==> flow/design.v <==
module controller #(
    parameter [19:0] IDLE_CYCLES = 20'd351832    
)(
    input logic clk, 
    input logic rst, 
    output logic load_sreg, 
    output logic transmit_pixel, 
    output logic [5:0] pixel, 
    output logic [4:0] frame,
    output logic idle
);
    localparam TRANSMIT_FRAME       = 1'b0;
    localparam IDLE                 = 1'b1;
    localparam [2:0] READ_CH_VALS   = 3'b001;
    localparam [2:0] LOAD_SREG      = 3'b010;
    localparam [2:0] TRANSMIT_PIXEL = 3'b100;
    localparam [8:0] TRANSMIT_CYCLES    = 9'd360;        
    logic state;
    logic next_state;
    logic [2:0] transmit_phase;
    logic [2:0] next_transmit_phase;
    logic [5:0] pixel_counter;
    logic [4:0] frame_counter;
    logic [8:0] transmit_counter;
    logic [19:0] idle_counter;
    logic transmit_pixel_done;
    logic idle_done;
    assign transmit_pixel_done = (transmit_counter == TRANSMIT_CYCLES - 1);
    assign idle_done = (idle_counter == IDLE_CYCLES - 1);
    always_ff @(negedge clk) begin
        if (rst) begin
            state <= TRANSMIT_FRAME;
            transmit_phase <= READ_CH_VALS;
        end
        else begin
            state <= next_state;
            transmit_phase <= next_transmit_phase;
        end
    end
    always_comb begin
        next_state = 1'bx;
        unique case (state)
            TRANSMIT_FRAME:
                if ((pixel_counter == 6'd0) && (transmit_pixel_done))
                    next_state = IDLE;
                else
                    next_state = TRANSMIT_FRAME;
            IDLE:
                if (idle_done)
                    next_state = TRANSMIT_FRAME;
                else
                    next_state = IDLE;
        endcase
    end
    always_comb begin
        next_transmit_phase = READ_CH_VALS;
        if (state == TRANSMIT_FRAME) begin
            case (transmit_phase)
                READ_CH_VALS:
                    next_transmit_phase = LOAD_SREG;
                LOAD_SREG:
                    next_transmit_phase = TRANSMIT_PIXEL;
                TRANSMIT_PIXEL:
                    next_transmit_phase = transmit_pixel_done ? READ_CH_VALS : TRANSMIT_PIXEL;
            endcase
        end
    end
    always_ff @(negedge clk) begin
        if (rst) begin
            pixel_counter <= 6'd63;
        end
        else if ((state == TRANSMIT_FRAME) && transmit_pixel_done) begin
            pixel_counter <= pixel_counter - 1;
        end
    end
    always_ff @(negedge clk) begin
        if (rst) begin
            frame_counter <= 5'd0;
        end
        else if (idle_done) begin
            frame_counter <= frame_counter + 1;
        end
    end
    always_ff @(negedge clk) begin
        if (rst) begin
            transmit_counter <= 9'd0;
        end
        else if (transmit_phase == TRANSMIT_PIXEL) begin
            transmit_counter <= transmit_counter + 1;
        end
        else begin
            transmit_counter <= 9'd0;
        end
    end
    always_ff @(negedge clk) begin
        if (rst) begin
            idle_counter <= 20'd0;
        end
        else if (state == IDLE) begin
            idle_counter <= idle_counter + 1;
        end
        else begin
            idle_counter <= 20'd0;
        end
    end
    assign pixel = pixel_counter;
    assign frame = frame_counter;
    assign load_sreg = (transmit_phase == LOAD_SREG);
    assign transmit_pixel = (transmit_phase == TRANSMIT_PIXEL);
    assign idle = (state == IDLE);
endmodule
module ws2812b(
    input logic clk, 
    input logic rst, 
    input logic serial_in, 
    input logic transmit, 
    output logic ws2812b_out, 
    output logic shift
);
    localparam IDLE = 1'b0;
    localparam TRANSMITTING = 1'b1;
    localparam T0_CYCLE_COUNT = 4'd5;
    localparam T1_CYCLE_COUNT = 4'd10;
    localparam MAX_CYCLE_COUNT = 4'd15;
    logic state;
    logic [3:0] cycle_count;
    logic bit_being_sent;
    always_ff @(posedge clk) begin
        if (rst) begin
            state <= IDLE;
            cycle_count <= 4'd0;
            bit_being_sent <= 1'b0;
        end
        else unique case (state)
            IDLE:
                if (transmit == 1'b1) begin
                    state <= TRANSMITTING;
                    cycle_count <= 4'd0;
                    bit_being_sent <= serial_in;
                end
            TRANSMITTING:
                if (transmit == 1'b0) begin
                    state <= IDLE;
                end
                else if (cycle_count == MAX_CYCLE_COUNT - 1) begin
                    cycle_count <= 4'd0;
                    bit_being_sent <= serial_in;
                end
                else begin
                    cycle_count <= cycle_count + 1;
                end
        endcase
    end
    always_comb begin
        if (state == TRANSMITTING)
            if (bit_being_sent == 1'b0)
                ws2812b_out = (cycle_count < T0_CYCLE_COUNT);
            else
                ws2812b_out = (cycle_count < T1_CYCLE_COUNT);
        else
            ws2812b_out = 1'b0;
    end
    assign shift = (state == TRANSMITTING) && (cycle_count == 4'd0);
endmodule
module game_of_life (
    input logic clk,
    input logic update,
    input logic [63:0] current_bits,
    output logic [63:0] next_bits
);
    localparam num_rows = 8;
    localparam num_cols = 8;
    int idx;
    int neighbors;
    logic alive;
    int neighbor_row;
    int neighbor_col;
    int nidx;
    always_ff @(posedge clk) begin
        if (update) begin
            for (int row = 0; row < num_rows; row++) begin
                for (int col = 0; col < num_cols; col++) begin
                    idx = row * num_cols + col;
                    neighbors = 0;
                    for (int delta_row = -1; delta_row <= 1; delta_row++) begin
                        for (int delta_col = -1; delta_col <= 1; delta_col++) begin
                            if (!(delta_row == 0 && delta_col == 0)) begin
                                neighbor_row = (row + delta_row + num_rows) % num_rows;
                                neighbor_col = (col + delta_col + num_cols) % num_cols;
                                nidx = neighbor_row * num_cols + neighbor_col;
                                if (current_bits[nidx])
                                    neighbors = neighbors + 1;
                            end
                        end
                    end
                    alive = current_bits[idx];
                    if (alive) begin
                        if ((neighbors == 2) || (neighbors == 3))
                            next_bits[idx] <= 1'b1;
                        else
                            next_bits[idx] <= 1'b0;
                    end
                    else begin
                        if (neighbors == 3)
                            next_bits[idx] <= 1'b1;
                        else
                            next_bits[idx] <= 1'b0;
                    end
                end
            end
        end
    end
endmodule
module top(
    input logic clk,
    input logic rst,
    input logic [63:0] init_r,
    input logic [63:0] init_g,
    input logic [63:0] init_b,
    output logic _48b,
    output logic _45a
);
    logic [5:0] pixel;
    logic [4:0] frame;
    logic [10:0] address;
    logic [23:0] shift_reg;
    logic load_sreg;
    logic transmit_pixel;
    logic shift;
    logic ws2812b_out;
    logic ctrl_idle;
    localparam clock_rate = 12000000;
    assign address = { 5'd0, pixel };
    logic [7:0] frame_buffer_R [0:63];
    logic [7:0] frame_buffer_G [0:63];
    logic [7:0] frame_buffer_B [0:63];
    ws2812b u_ws (
        .clk                (clk),
        .rst                (rst),
        .serial_in          (shift_reg[23]),
        .transmit           (transmit_pixel),
        .ws2812b_out        (ws2812b_out),
        .shift              (shift)
    );
    controller #(
        .IDLE_CYCLES        (20'd1000)
    ) u_ctrl (
        .clk                (clk),
        .rst                (rst),
        .load_sreg          (load_sreg),
        .transmit_pixel     (transmit_pixel),
        .pixel              (pixel),
        .frame              (frame),
        .idle               (ctrl_idle)
    );
    localparam UPDATE_CYCLES = 30000;
    localparam logic [7:0] BRIGHTNESS = 8'h05;
    logic [63:0] frame_bits_R, frame_bits_G, frame_bits_B;
    logic [63:0] next_bits_R, next_bits_G, next_bits_B;
    logic auto_update_sig;
    always_comb begin
        for (int i = 0; i < 64; i++) begin
            frame_bits_R[i] = frame_buffer_R[i];
            frame_bits_G[i] = frame_buffer_G[i];
            frame_bits_B[i] = frame_buffer_B[i];
        end
    end
    game_of_life u_gol_R (
        .clk            (clk),
        .update         (auto_update_sig),
        .current_bits   (frame_bits_R),
        .next_bits      (next_bits_R)
    );
    game_of_life u_gol_G (
        .clk            (clk),
        .update         (auto_update_sig),
        .current_bits   (frame_bits_G),
        .next_bits      (next_bits_G)
    );
    game_of_life u_gol_B (
        .clk            (clk),
        .update         (auto_update_sig),
        .current_bits   (frame_bits_B),
        .next_bits      (next_bits_B)
    );
    logic [$clog2(clock_rate) - 1:0] copy_counter;
    logic update_pending;
    always_ff @(posedge clk) begin
        if (rst) begin
            copy_counter <= 0;
            auto_update_sig <= 1'b0;
            update_pending <= 1'b0;
            for (int i = 0; i < 64; i++) begin
                frame_buffer_R[i] <= init_r[i] ? BRIGHTNESS : 8'h00;
                frame_buffer_G[i] <= init_g[i] ? BRIGHTNESS : 8'h00;
                frame_buffer_B[i] <= init_b[i] ? BRIGHTNESS : 8'h00;
            end
        end
        else begin
            if (UPDATE_CYCLES != 0) begin
                if (copy_counter == UPDATE_CYCLES - 1) begin
                    copy_counter <= 0;
                    auto_update_sig <= 1'b1;
                    update_pending <= 1'b1;
                end else begin
                    copy_counter <= copy_counter + 1;
                    auto_update_sig <= 1'b0;
                end
            end else begin
                auto_update_sig <= 1'b0;
            end
            if (update_pending && ctrl_idle && !auto_update_sig) begin
                update_pending <= 1'b0;
                for (int i = 0; i < 64; i++) begin
                    frame_buffer_R[i] <= next_bits_R[i] ? BRIGHTNESS : 8'h00;
                    frame_buffer_G[i] <= next_bits_G[i] ? BRIGHTNESS : 8'h00;
                    frame_buffer_B[i] <= next_bits_B[i] ? BRIGHTNESS : 8'h00;
                end
            end
        end
    end
    always_ff @(posedge clk) begin
        if (rst) begin
            shift_reg <= 24'd0;
        end
        else if (load_sreg) begin
            shift_reg <= { frame_buffer_G[address], frame_buffer_R[address], frame_buffer_B[address] };
        end
        else if (shift) begin
            shift_reg <= { shift_reg[22:0], 1'b0 };
        end
    end
    assign _48b = ws2812b_out;
    assign _45a = ~ws2812b_out;
endmodule
Wiki page: top / tool data

-- Step by step through the tools: top
Tool output for the design above before and after an edit, in the order of the flow.
Lines under "before" count in the file above, lines under "after" in the edited file.
"change": "after" minus "before" as printed here. "rel. change": 100 x difference / "before".
Cell names lack the library's common part.
Not given: n/a
- design top: top
- clock port: clk
- library: sky130hd
- corner: tt_025C_1v80

-- Diff
The edit as a unified diff against the file above.
A script made this edit. It changes what the design does and was not meant as an optimisation.
begin of diff
@@ -106,5 +106,5 @@
     assign pixel = pixel_counter;
     assign frame = frame_counter;
-    assign load_sreg = (transmit_phase == LOAD_SREG);
+    assign load_sreg = (transmit_phase >= LOAD_SREG);
     assign transmit_pixel = (transmit_phase == TRANSMIT_PIXEL);
     assign idle = (state == IDLE);
end of diff

-- Word level
Source: Yosys, flattened and elaborated. Widths are those after wreduce. Registers that Yosys merges into a memory's read port (data or address) are not register bits. Print and check cells do not count.
- operators by class (what ; before ; after ; change ; rel. change (%)):
    add/sub/neg operators ; 1349 ; 1349 ; 0 ; 0.00
    $mul ; 0 ; 0 ; 0 ; n/a
    div/mod/pow operators ; 0 ; 0 ; 0 ; n/a
    magnitude comparators ; 2 ; 3 ; +1 ; +50.00
    equality and inequality tests ; 457 ; 457 ; 0 ; 0.00
    shift-type cells ; 0 ; 0 ; 0 ; n/a
    multiplexer cells ; 4526 ; 4526 ; 0 ; 0.00
    bitwise operators ; 4 ; 4 ; 0 ; 0.00
    reductions and logical operators ; 209 ; 209 ; 0 ; 0.00
- operator list (kind ; before ; after ; change ; rel. change (%)):
    greater-or-equal comparator 3 x 2 -> 1 bit (second input constant) ; 0 ; 1 ; +1 ; n/a
    2-to-1 mux 32 bit ; 2892 ; 2892 ; 0 ; 0.00
    adder 32 x 2 -> 32 bit (second input constant) ; 1344 ; 1344 ; 0 ; 0.00
    2-to-1 mux 3 bit ; 397 ; 397 ; 0 ; 0.00
    2-to-1 mux 8 bit ; 396 ; 396 ; 0 ; 0.00
    == test 32 x 3 -> 1 bit (second input constant) ; 384 ; 384 ; 0 ; 0.00
    2-to-1 mux 1 bit ; 211 ; 211 ; 0 ; 0.00
    logical OR 1 bit ; 192 ; 192 ; 0 ; 0.00
    == test 6 bit (second input constant) ; 32 ; 32 ; 0 ; 0.00
    == test 6 x 5 -> 1 bit (second input constant) ; 16 ; 16 ; 0 ; 0.00
    2-to-1 mux 4 bit ; 15 ; 15 ; 0 ; 0.00
    2-to-1 mux 24 bit ; 13 ; 13 ; 0 ; 0.00
    2-to-1 mux 13 bit ; 12 ; 12 ; 0 ; 0.00
    2-to-1 mux 14 bit ; 12 ; 12 ; 0 ; 0.00
    2-to-1 mux 15 bit ; 12 ; 12 ; 0 ; 0.00
    2-to-1 mux 16 bit ; 12 ; 12 ; 0 ; 0.00
    2-to-1 mux 17 bit ; 12 ; 12 ; 0 ; 0.00
    2-to-1 mux 18 bit ; 12 ; 12 ; 0 ; 0.00
    2-to-1 mux 25 bit ; 12 ; 12 ; 0 ; 0.00
    2-to-1 mux 36 bit ; 12 ; 12 ; 0 ; 0.00
    2-to-1 mux 40 bit ; 12 ; 12 ; 0 ; 0.00
    2-to-1 mux 44 bit ; 12 ; 12 ; 0 ; 0.00
    2-to-1 mux 48 bit ; 12 ; 12 ; 0 ; 0.00
    2-to-1 mux 5 bit ; 12 ; 12 ; 0 ; 0.00
    2-to-1 mux 52 bit ; 12 ; 12 ; 0 ; 0.00
    2-to-1 mux 56 bit ; 12 ; 12 ; 0 ; 0.00
    2-to-1 mux 6 bit ; 12 ; 12 ; 0 ; 0.00
    2-to-1 mux 60 bit ; 12 ; 12 ; 0 ; 0.00
The list need not be complete.
- word-level totals (what ; before ; after ; change ; rel. change (%)):
    flip-flop bits (word level) ; 1823 ; 1823 ; 0 ; 0.00
    bits in latches ; 0 ; 0 ; 0 ; n/a
    RAM bits ; 0 ; 0 ; 0 ; n/a
    ROM bits ; 0 ; 0 ; 0 ; n/a
    word width x clocked read ports ; 0 ; 0 ; 0 ; n/a
    memory cells ; 0 ; 0 ; 0 ; n/a
    input port bits ; 194 ; 194 ; 0 ; 0.00
    output and inout port bits ; 2 ; 2 ; 0 ; 0.00
    cells after elaboration ; 6754 ; 6755 ; +1 ; +0.01

-- Depth
Longest topological path by Yosys (ltp), each cell counted once; first at word level (registers and memories cut), then after technology mapping (sequential cells cut; the memories' decode and read muxes count).
- depth (what ; before ; after ; change ; rel. change (%)):
    depth in word-level cells ; 187 ; 187 ; 0 ; 0.00
    ABC_AREA ; 0 ; 0 ; n/a ; n/a
    gate-level depth with buffers ; 26 ; 26 ; 0 ; 0.00
    mapped depth without buffers ; 24 ; 24 ; 0 ; 0.00

-- Mapped cells and area
The flow's flattened synthesis, as Yosys stat reports it; memories are mapped. The netlist is that of the ABC_AREA named above (0 if unset); the other value can give another one.
- cell types (cell ; before ; after ; change ; rel. change (%)):
    clkbuf_1 ; 455 ; 262 ; -193 ; -42.42
    mux2_2 ; 368 ; 504 ; +136 ; +36.96
    xnor2_1 ; 1256 ; 1387 ; +131 ; +10.43
    buf_2 ; 67 ; 189 ; +122 ; +182.09
    xnor3_1 ; 162 ; 42 ; -120 ; -74.07
    nor2_1 ; 788 ; 684 ; -104 ; -13.20
    xor3_1 ; 138 ; 35 ; -103 ; -74.64
    and2_1 ; 309 ; 210 ; -99 ; -32.04
    nor3_1 ; 164 ; 233 ; +69 ; +42.07
    o311ai_0 ; 114 ; 45 ; -69 ; -60.53
    xnor2_2 ; 7 ; 74 ; +67 ; +957.14
    inv_1 ; 497 ; 559 ; +62 ; +12.47
    nand3_1 ; 461 ; 511 ; +50 ; +10.85
    nand2b_1 ; 206 ; 158 ; -48 ; -23.30
    and3_1 ; 137 ; 91 ; -46 ; -33.58
    a21oi_1 ; 272 ; 314 ; +42 ; +15.44
    o21ai_0 ; 284 ; 324 ; +40 ; +14.08
    xor2_1 ; 598 ; 636 ; +38 ; +6.35
The list need not be complete.
- mapped netlist (what ; before ; after ; change ; rel. change (%)):
    cell count ; 12720 ; 12320 ; -400 ; -3.14
    synthesis area (um^2) ; 103927.2 ; 98976.2 ; -4951.0 ; -4.76
    sequential part of the area (um^2) ; 13432.9 ; 13432.9 ; 0.0 ; 0.00
    mapped flip-flops ; 479 ; 479 ; 0 ; 0.00
    buffers ; 708 ; 615 ; -93 ; -13.14
The figures by module come from a second, unflattened synthesis with its own total; it is not the netlist above.
- second synthesis, totals (what ; before ; after ; change ; rel. change (%)):
    cells (unflattened synthesis) ; 12985 ; 12983 ; -2 ; -0.02
    area total of the unflattened synthesis (um^2) ; 103056.3 ; 102995.0 ; -61.3 ; -0.06
Rows give one instance, submodules left out.
- modules, before (module ; instances ; cells ; area (um^2) ; seq. area (um^2)):
    game_of_life ; 3 ; 3922 ; 29458.3 ; 1921.8
    top ; 1 ; 958 ; 12354.3 ; 6766.5
    controller (IDLE_CYCLES=1000) ; 1 ; 219 ; 1985.7 ; 880.8
    ws2812b ; 1 ; 42 ; 341.6 ; 120.1
- modules, after (module ; instances ; cells ; area (um^2) ; seq. area (um^2)):
    game_of_life ; 3 ; 3922 ; 29458.3 ; 1921.8
    top ; 1 ; 958 ; 12354.3 ; 6766.5
    controller (IDLE_CYCLES=1000) ; 1 ; 217 ; 1924.3 ; 880.8
    ws2812b ; 1 ; 42 ; 341.6 ; 120.1

-- Layout results
Runs of the flow (Yosys, OpenROAD) on both versions; the two runs of a pair have the same settings. The constraints put input and output delay at 20% of the set period each and load the outputs with 0.01 pF.
Flow settings, set A:
- CORE_UTILIZATION: 40
- period_ns at 8.63
- CAP_MARGIN at 20
- CORE_MARGIN at 2
- SLEW_MARGIN: 20
- final reports, set A (what ; before ; after ; change ; rel. change (%)):
    post-synthesis cell area (um^2) ; 103927.2 ; 98976.2 ; -4951.0 ; -4.76
    die outline area (um^2) ; 263913.0 ; 251437.0 ; -12476.0 ; -4.73
    standard-cell area after routing (um^2) ; 111912.0 ; 106852.0 ; -5060.0 ; -4.52
    utilization (%) ; 43.2 ; 43.4 ; +0.2 ; n/a
    setup slack of the worst path (ps) ; 1149 ; 1057 ; -92 ; n/a
    total negative setup slack (ps) ; 0 ; 0 ; 0 ; n/a
    worst hold slack in the final report (ps) ; 426 ; 444 ; +18 ; n/a
    total power of the final layout (mW) ; 19.220 ; 19.370 ; +0.150 ; +0.78
Flow settings, set B:
- CAP_MARGIN at 35
- CELL_PAD_IN_SITES_DETAIL_PLACEMENT: 1
- CELL_PAD_IN_SITES_GLOBAL_PLACEMENT: 2
- CORE_UTILIZATION: 49
- MAX_ROUTING_LAYER: met5
- noted PLACE_DENSITY_LB_ADDON: 0.04
- noted SETUP_SLACK_MARGIN: -0.4
- TNS_END_PERCENT: 50
- period_ns at 8.06
- CORE_MARGIN at 2
- SLEW_MARGIN: 20
- final reports, set B (what ; before ; after ; change ; rel. change (%)):
    post-synthesis cell area (um^2) ; 103927.2 ; 98976.2 ; -4951.0 ; -4.76
    die outline area (um^2) ; 215797.0 ; 205603.0 ; -10194.0 ; -4.72
    standard-cell area after routing (um^2) ; 111625.0 ; 106268.0 ; -5357.0 ; -4.80
    utilization (%) ; 52.8 ; 53.1 ; +0.3 ; n/a
    setup slack of the worst path (ps) ; 739 ; 556 ; -183 ; n/a
    total negative setup slack (ps) ; 0 ; 0 ; 0 ; n/a
    worst hold slack in the final report (ps) ; 442 ; 442 ; 0 ; n/a
    total power of the final layout (mW) ; 21.393 ; 21.428 ; +0.035 ; +0.16
"total power of the final layout": no workload was simulated; the value follows from the tool's default switching activity.
